==> flow/design.v <==
module axi_stream_insert_header #(
    parameter DATA_WD = 32,
    parameter DATA_BYTE_WD = DATA_WD / 8,
    parameter BYTE_CNT_WD = $clog2(DATA_BYTE_WD)
) (
    input clk,
    input rst_n,
    input valid_in,
    input [DATA_WD-1 : 0] data_in,
    input [DATA_BYTE_WD-1 : 0] keep_in,
    input last_in,
    output ready_in,
    output valid_out,
    output [DATA_WD-1 : 0] data_out,
    output [DATA_BYTE_WD-1 : 0] keep_out,
    output last_out,
    input ready_out,
    input valid_insert,
    input [DATA_WD-1 : 0] header_insert,
    input [DATA_BYTE_WD-1 : 0] keep_insert,
    input [BYTE_CNT_WD : 0] byte_insert_cnt,
    output ready_insert
);
function [BYTE_CNT_WD:0]count_1;
    input [DATA_BYTE_WD-1:0] data_in;
    reg [BYTE_CNT_WD:0]cnt,n;
begin
    cnt=0;
    for (n=0;n<DATA_BYTE_WD; n=n+1) begin
        if(data_in[n])
            cnt = cnt+1'b1; 
            count_1 =cnt;
    end
end
endfunction
localparam IDEL = 4'b0001;
localparam HAEDER_INSERT = 4'b0010;
localparam WAIT = 4'b0100;
localparam IN_OUT = 4'b1000;
reg [3:0] current_state;
reg [3:0] next_state;
reg [BYTE_CNT_WD : 0] byte_insert_cnt_temp;
reg [DATA_BYTE_WD-1 : 0] keep_insert_temp;
reg [DATA_WD-1:0] mem [0:4];
reg [1:0] addr_in;
reg [1:0] addr_out;
reg[4:0] cnt_temp;
reg [DATA_BYTE_WD-1 : 0] keepin_last;
wire [BYTE_CNT_WD:0] keepin_last_count;
wire [4:0] out_cnt ;
reg [2*DATA_WD-1 : 0] data_out_reg;
reg [2*DATA_BYTE_WD-1 : 0] keep_out_reg;
reg last_out_reg;
reg [4:0]cnt_out_temp;
    assign keepin_last_count = count_1(keepin_last); 
    assign ready_in = (current_state == HAEDER_INSERT || current_state==IN_OUT)?1'b1:1'b0;
    assign ready_insert = (current_state == IDEL)?1'b1:1'b0;
    assign valid_out = (current_state == IN_OUT)?1'b1:1'b0;
    assign out_cnt = (keepin_last_count+byte_insert_cnt_temp>DATA_BYTE_WD)?cnt_temp+1'b1:cnt_temp; 
    always @(posedge clk or negedge rst_n) begin
        if(!rst_n)begin
            current_state <= IDEL;
        end else begin
            current_state <= next_state;
        end
    end
    always @(*) begin
        next_state = IDEL;
        case (current_state)
            IDEL:begin
                if(valid_insert && ready_insert) 
                    next_state = HAEDER_INSERT;
                else 
                    next_state = IDEL;     
            end
            HAEDER_INSERT:begin
                if(ready_out && addr_in == 2'd3) 
                    next_state = IN_OUT;
                else if(addr_in == 2'd3)
                    next_state = WAIT; 
                else
                    next_state = HAEDER_INSERT;     
            end
            WAIT:begin
                if(valid_in && ready_out) 
                    next_state = IN_OUT;
                else 
                    next_state = WAIT;     
            end
            IN_OUT:begin
                if(last_out) 
                    next_state = IDEL;
                else 
                    next_state = IN_OUT;     
            end
            default: next_state = IDEL;
        endcase    
    end
    always @(posedge clk or negedge rst_n) begin
        if(!rst_n)begin
            byte_insert_cnt_temp <= 'b0;
            keep_insert_temp <= 'b0;
        end else if(valid_insert && ready_insert) begin
            byte_insert_cnt_temp <= byte_insert_cnt; 
            keep_insert_temp <= keep_insert;
        end else begin
            byte_insert_cnt_temp <= byte_insert_cnt_temp;
            keep_insert_temp <= keep_insert_temp;
        end
    end
    integer k;
    always @(posedge clk or negedge rst_n) begin
        if(!rst_n)begin
            addr_in <= 2'd0;
            cnt_temp <= 5'b0;
            keepin_last <= 'b0; 
            for(k=0;k<=4;k=k+1) 
               mem[k] <= 32'b0;        
        end else if(valid_insert && ready_insert && addr_in==2'd0) begin 
            addr_in <= addr_in + 1'b1;
            mem[addr_in] <= header_insert;
            cnt_temp <= 5'b0;
            keepin_last <= 'b0;
        end else if (valid_in && ready_in && last_in) begin 
            addr_in <= addr_in + 1'b1;
            mem[addr_in] <= data_in;
            cnt_temp <= cnt_temp + 1'b1;
            keepin_last <= keep_in;
        end else if (valid_in && ready_in) begin 
            addr_in <= addr_in + 1'b1;
            mem[addr_in] <= data_in;
            cnt_temp <= cnt_temp + 1'b1;
            keepin_last <= keepin_last;
        end else begin
            addr_in <= addr_in;
            cnt_temp <= cnt_temp;
            keepin_last <= keepin_last;
        end
    end
    always @(posedge clk or negedge rst_n) begin
        if(!rst_n)begin
            data_out_reg <= 'b0;
            keep_out_reg <= 'b0;
            last_out_reg <= 1'b0;
            addr_out <= 'b0;
            cnt_out_temp <= 'b0;
        end else if((current_state==HAEDER_INSERT || current_state==WAIT) && next_state == IN_OUT) begin 
            data_out_reg <= {mem[addr_out],mem[addr_out+1]} << (DATA_BYTE_WD - byte_insert_cnt)*8;
            keep_out_reg <= {DATA_BYTE_WD{1'b1}};
            last_out_reg <= 1'b0;
            addr_out <= addr_out + 1'b1;
            cnt_out_temp <= cnt_out_temp+1'b1;
        end else if (valid_out && ready_out) begin
            data_out_reg <= {mem[addr_out],mem[addr_out+1]} << (DATA_BYTE_WD - byte_insert_cnt)*8; 
            addr_out <= addr_out + 1'b1;
            cnt_out_temp <= cnt_out_temp+1'b1;
            if (cnt_out_temp == out_cnt-1'b1) begin
            last_out_reg <= 1'b1;
            keep_out_reg <= {keep_insert_temp,keepin_last} << (DATA_BYTE_WD - byte_insert_cnt);            
            end else begin                                                                                                                                           
            last_out_reg <= 1'b0;
            keep_out_reg <= {DATA_BYTE_WD{1'b1}};               
            end
        end else begin
            data_out_reg <= data_out_reg;
            keep_out_reg <= keep_out_reg;
            last_out_reg <= 1'b0;
            addr_out <= 'b0;
            cnt_out_temp <= 'b0;
        end
    end
    assign data_out = data_out_reg[2*DATA_WD-1:DATA_WD];
    assign keep_out = (out_cnt == cnt_temp)?keep_out_reg[2*DATA_BYTE_WD-1:DATA_BYTE_WD]:keep_out_reg[DATA_BYTE_WD-1:0];
    assign last_out = last_out_reg;
endmodule
# Tool chain data of axi_stream_insert_header
# The steps from the RTL of axi_stream_insert_header to its reports follow in flow order.
# Line numbers count from 1 in the design file above.
# The mark n/a stands for no value.
dict set report inputs {
  design {axi_stream_insert_header}
  clock_port {clk}
  library {sky130hd}
  corner {tt_025C_1v80}
}

# After elaboration
# Yosys after proc, flatten, opt, wreduce and memory -nomap, before mapping. Print and check cells are not counted.
dict set report classes {
  addsub 11
  compare 1
  equal 21
  shifts 3
  n_mux 63
  reduce_and_logical 20
}
# operator count
set op_table {}
lappend op_table {{32-bit two-way mux} 26}
lappend op_table {{32-bit parallel mux with 5-bit select} 1}
lappend op_table {{64-bit by 32-bit left shift with 64-bit output} 2}
lappend op_table {{32-bit parallel mux with 4-bit select} 1}
lappend op_table {{64-bit two-way mux} 2}
lappend op_table {{8-bit by 32-bit left shift with 8-bit output} 1}
lappend op_table {{5-bit two-way mux} 6}
lappend op_table {{8-bit two-way mux} 3}
lappend op_table {{4-bit two-way mux} 6}
lappend op_table {{4-bit parallel mux with 4-bit select} 1}
lappend op_table {{3-bit two-way mux} 4}
lappend op_table {{2-bit two-way mux} 6}
lappend op_table {{5-bit by 1-bit adder with 5-bit output (second input constant)} 2}
lappend op_table {{5-bit equality test} 2}
lappend op_table {{3-bit by 1-bit adder with 3-bit output (second input constant)} 3}
lappend op_table {{1-bit logical AND} 8}
lappend op_table {{2-bit by 1-bit != test with 1-bit output (second input constant)} 4}
lappend op_table {{2-bit equality test (second input constant)} 4}
lappend op_table {{2-bit AND reduction} 4}
lappend op_table {{4-bit equality test (second input constant)} 2}
lappend op_table {{1-bit two-way mux} 7}
lappend op_table {{3-bit by 2-bit equality test with 1-bit output (second input constant)} 2}
lappend op_table {{5-bit by 1-bit subtractor with 5-bit output (second input constant)} 1}
lappend op_table {{2-bit by 1-bit adder with 2-bit output (second input constant)} 2}
lappend op_table {{2-bit by 1-bit equality test with 1-bit output (second input constant)} 2}
lappend op_table {{2-bit zero test} 2}
lappend op_table {{2-bit nonzero test} 2}
lappend op_table {{3-bit by 3-bit adder with 4-bit output} 1}
# Other operator kinds: 11; their cells: 12.
dict set report word_totals {
  regBits 230
  inputBits 81
  out_inout_bits 40
  elab_cells 134
}

# Depth
# Yosys ltp: most cells in a row. Word level: on the elaborated netlist, between registers, memories and ports. Mapped: between sequential cells and ports; inverters and the memories' decode and read muxes count.
dict set report logic_depth {
  word_depth 15
  abc_area 0
  mapped_depth 14
  ltp_nobuf 13
}

# Mapped cells and area
# Yosys stat after the flow's synthesis: flattened, memories mapped to cells. It holds for the ABC_AREA given above (unset counts as 0); a run with the other value may have another netlist.
# type count type_area_um2
set types {}
lappend types {sky130_fd_sc_hd__dfrtp_1 197 4.93E+03}
lappend types {sky130_fd_sc_hd__o21ai_0 188 940.902}
lappend types {sky130_fd_sc_hd__nand2_1 232 870.835}
lappend types {sky130_fd_sc_hd__a222oi_1 67 670.643}
lappend types {sky130_fd_sc_hd__mux2i_1 63 630.605}
lappend types {sky130_fd_sc_hd__clkbuf_1 82 307.795}
lappend types {sky130_fd_sc_hd__a21oi_1 58 290.278}
lappend types {sky130_fd_sc_hd__ha_1 20 250.24}
lappend types {sky130_fd_sc_hd__nor2_1 53 198.941}
lappend types {sky130_fd_sc_hd__a32o_1 17 170.163}
lappend types {sky130_fd_sc_hd__mux2_2 14 157.651}
lappend types {sky130_fd_sc_hd__inv_1 38 142.637}
lappend types {sky130_fd_sc_hd__a22oi_1 15 112.608}
lappend types {sky130_fd_sc_hd__a221o_1 11 110.106}
lappend types {sky130_fd_sc_hd__a221oi_1 12 105.101}
lappend types {sky130_fd_sc_hd__a22o_1 12 105.101}
lappend types {sky130_fd_sc_hd__nand3_1 21 105.101}
lappend types {sky130_fd_sc_hd__xor2_1 10 87.584}
# Other cell types: 50; their cells: 166.
dict set report synth_totals {
  cell_count 1276
  yosys_area_um2 11400.9
  seq_area_um2 4956.0
  flip_flops 198
  buf_cells 105
}

# Timing after synthesis
# Source: OpenSTA report_checks on the synthesized netlist (no wires, ideal clock, input and output delay 20% of the period each), path of least setup slack; recovery checks are left aside. Register names are those of the netlist, which keeps one name where synthesis merged equal registers.
dict set report synth_path {
  path_kind {register to output}
  start {reg keepin_last[0]}
  end {out keep_out[0]}
  period_ns 5.5
  out_delay_ns 1.100
  launch_ns 0.000
  t_arrival_ns 2.766
  required_ns 4.400
  slack_ns 1.634
  path_delay_ns 2.766
  path_stages 12
  path_buffers 0
  period_less_setup_slack_ns 3.866
}
# "path_delay_ns" is the arrival time less input delay plus setup time.
# At an output port there is no setup time.
# "path_stages": output pins that drive a net of the path, with the launching flip-flop's if there is one; two outputs of one cell count as two.
# "period_less_setup_slack_ns" = period - worst setup slack (recovery checks aside). The figure is calculated, with input and output delays left at 20% of the set period.
# The rows between start and end are the longest chain of elaborated cells between them; the timing report does not say that the signal goes this way. Where chains are equally long, one stands for them.
# Each line given opens the expression or statement behind the cell; cells for indexed reads and writes are added by Yosys, which also makes memories of some case tables.
# A register here has more assigning lines than the two given.
dict set report synth_via {
  path_cell_list {sky130_fd_sc_hd__dfrtp_1 -> sky130_fd_sc_hd__inv_1 -> sky130_fd_sc_hd__ha_1 -> sky130_fd_sc_hd__xor2_1 -> sky130_fd_sc_hd__ha_1 -> sky130_fd_sc_hd__mux2_2 -> sky130_fd_sc_hd__inv_1 -> sky130_fd_sc_hd__fa_1 -> sky130_fd_sc_hd__xnor2_1 -> sky130_fd_sc_hd__a21o_1 -> sky130_fd_sc_hd__nor2_2 -> sky130_fd_sc_hd__mux2_2}
  elab_chain_len 12
  cone_cells 12
  cone_lines 4
  classes_between {4 x add/sub; 1 x compare; 1 x eq/ne; 6 x mux}
}
# element line_no
set synth_lines {}
lappend synth_lines {{from (decl)} 48} ;# reg [DATA_BYTE_WD-1 : 0] keepin_last;
lappend synth_lines {{from (assign)} 128} ;# keepin_last <= keep_in;
lappend synth_lines {{from (assign)} 133} ;# keepin_last <= keepin_last;
lappend synth_lines {{1-bit two-way mux} 30} ;# if(data_in[n])
lappend synth_lines {{3-bit by 1-bit adder with 3-bit output} 31} ;# cnt = cnt+1'b1;
lappend synth_lines {{3-bit two-way mux} 30}
lappend synth_lines {{3-bit by 1-bit adder with 3-bit output} 31}
lappend synth_lines {{3-bit two-way mux} 30}
lappend synth_lines {{3-bit by 1-bit adder with 3-bit output} 31}
lappend synth_lines {{3-bit two-way mux} 30}
lappend synth_lines {{3-bit by 3-bit adder with 4-bit output} 59} ;# assign out_cnt = (keepin_last_count+byte_insert_cnt_temp>DATA_BYTE_WD)?cnt_temp+1'b1:cnt_temp;
lappend synth_lines {{4-bit by 3-bit greater-than comparator with 1-bit output} 59}
lappend synth_lines {{5-bit two-way mux} 59}
lappend synth_lines {{5-bit equality test} 173} ;# assign keep_out = (out_cnt == cnt_temp)?keep_out_reg[2*DATA_BYTE_WD-1:DATA_BYTE_WD]:keep_out_reg[DATA_BYTE_WD- ...
lappend synth_lines {{4-bit two-way mux} 173}
lappend synth_lines {{to (decl)} 15} ;# output [DATA_BYTE_WD-1 : 0] keep_out,

# Path in the finished layout
# Path of least setup slack in the final report of run 1 (OpenROAD, finished layout, wires in). Where an end is a register, its clock arrival counts in the times.
dict set report layout_path {
  path_kind {register to output}
  start {reg keepin_last[0]}
  end {out keep_out[1]}
  period_ns 6.2
  out_delay_ns 1.24
  launch_ns 0.49
  t_arrival_ns 3.31
  required_ns 4.96
  slack_ns 1.65
  path_stages 15
  path_buffers 3
}
# The rows between start and end are the longest chain of elaborated cells between them; the timing report does not say that the signal goes this way. Where chains are equally long, one stands for them.
# A register here has more assigning lines than the two given.
dict set report layout_via {
  path_cell_list {sky130_fd_sc_hd__dfrtp_2 -> sky130_fd_sc_hd__buf_6 -> sky130_fd_sc_hd__ha_1 -> sky130_fd_sc_hd__inv_1 -> sky130_fd_sc_hd__mux2i_1 -> sky130_fd_sc_hd__ha_1 -> sky130_fd_sc_hd__mux2_4 -> sky130_fd_sc_hd__inv_2 -> sky130_fd_sc_hd__fa_1 -> sky130_fd_sc_hd__nand2b_1 -> sky130_fd_sc_hd__a21o_1 -> sky130_fd_sc_hd__nor2_4 -> sky130_fd_sc_hd__buf_6 -> sky130_fd_sc_hd__mux2_4 -> sky130_fd_sc_hd__buf_6}
  elab_chain_len 12
  cone_cells 12
  cone_lines 4
  classes_between {4 x add/sub; 1 x compare; 1 x eq/ne; 6 x mux}
}
# element line_no
set layout_lines {}
lappend layout_lines {{from (decl)} 48} ;# reg [DATA_BYTE_WD-1 : 0] keepin_last;
lappend layout_lines {{from (assign)} 128} ;# keepin_last <= keep_in;
lappend layout_lines {{from (assign)} 133} ;# keepin_last <= keepin_last;
lappend layout_lines {{1-bit two-way mux} 30} ;# if(data_in[n])
lappend layout_lines {{3-bit by 1-bit adder with 3-bit output} 31} ;# cnt = cnt+1'b1;
lappend layout_lines {{3-bit two-way mux} 30}
lappend layout_lines {{3-bit by 1-bit adder with 3-bit output} 31}
lappend layout_lines {{3-bit two-way mux} 30}
lappend layout_lines {{3-bit by 1-bit adder with 3-bit output} 31}
lappend layout_lines {{3-bit two-way mux} 30}
lappend layout_lines {{3-bit by 3-bit adder with 4-bit output} 59} ;# assign out_cnt = (keepin_last_count+byte_insert_cnt_temp>DATA_BYTE_WD)?cnt_temp+1'b1:cnt_temp;
lappend layout_lines {{4-bit by 3-bit greater-than comparator with 1-bit output} 59}
lappend layout_lines {{5-bit two-way mux} 59}
lappend layout_lines {{5-bit equality test} 173} ;# assign keep_out = (out_cnt == cnt_temp)?keep_out_reg[2*DATA_BYTE_WD-1:DATA_BYTE_WD]:keep_out_reg[DATA_BYTE_WD- ...
lappend layout_lines {{4-bit two-way mux} 173}
lappend layout_lines {{to (decl)} 15} ;# output [DATA_BYTE_WD-1 : 0] keep_out,

# Measured results for axi_stream_insert_header: 3 stored runs of the Yosys and OpenROAD flow on sky130hd. The settings differ; the order carries no meaning. The constraints put input and output delay at 20% of the set period each and load the outputs with 0.01 pF.
# "achievedPeriod_ns" = clock period - worst setup slack. The figure is calculated, with input and output delays left at 20% of the set period.
# "worst_path_ns": the worst setup path's part of the clock period (all of it between registers, 20% less for each end at a port) less its slack. A launch clock that arrives late makes it longer, a capture clock that arrives late makes it shorter.
# "totalPower_uw" is the tool's figure for a default switching activity; nothing was simulated.
run="run 1" settings CAP_MARGIN=5 CELL_PAD_IN_SITES_DETAIL_PLACEMENT=0 CORE_MARGIN=7 CORE_UTILIZATION=16 CTS_CLUSTER_SIZE=98 GPL_ROUTABILITY_DRIVEN=0 HOLD_SLACK_MARGIN=0.28 MAX_ROUTING_LAYER="met4" MIN_ROUTING_LAYER="met1" PLACE_DENSITY_LB_ADDON=0.02 SETUP_SLACK_MARGIN=1.72 SLEW_MARGIN=25 period_ns=6.2
run="run 1" results synthArea_um2=11400.9 worst_hold_slack_ns=0.485 stdcell_area_um2=14468.9 achievedPeriod_ns=4.550 worst_path_ns=3.31 worst_path_kind="register to output" worst_setup_slack_ns=1.650 totalPower_uw=8385 utilization_pct=20.6 timing.setup.tns_ns=0.000 die_footprint_um2=78924.5
run="run 2" settings CAP_MARGIN=5 CELL_PAD_IN_SITES_GLOBAL_PLACEMENT=2 CORE_UTILIZATION=62 CTS_CLUSTER_DIAMETER=273 MIN_ROUTING_LAYER="met1" PLACE_DENSITY_LB_ADDON=0.29 SETUP_SLACK_MARGIN=-0.13 SLEW_MARGIN=25 TNS_END_PERCENT=60 period_ns=3.13 CORE_MARGIN=2
run="run 2" outcome="no results, placement failed with FLW-0024"
run="run 3" settings CAP_MARGIN=5 CELL_PAD_IN_SITES_DETAIL_PLACEMENT=2 CORE_ASPECT_RATIO=1.65 CORE_MARGIN=4 CORE_UTILIZATION=40 CTS_CLUSTER_DIAMETER=320 CTS_CLUSTER_SIZE=98 GPL_ROUTABILITY_DRIVEN=0 GPL_TIMING_DRIVEN=0 HOLD_SLACK_MARGIN=-0.03 MAX_ROUTING_LAYER="met5" MIN_ROUTING_LAYER="met2" SETUP_SLACK_MARGIN=0.58 SLEW_MARGIN=25 period_ns=6.2
run="run 3" outcome="no results, routing failed with GRT-0232"
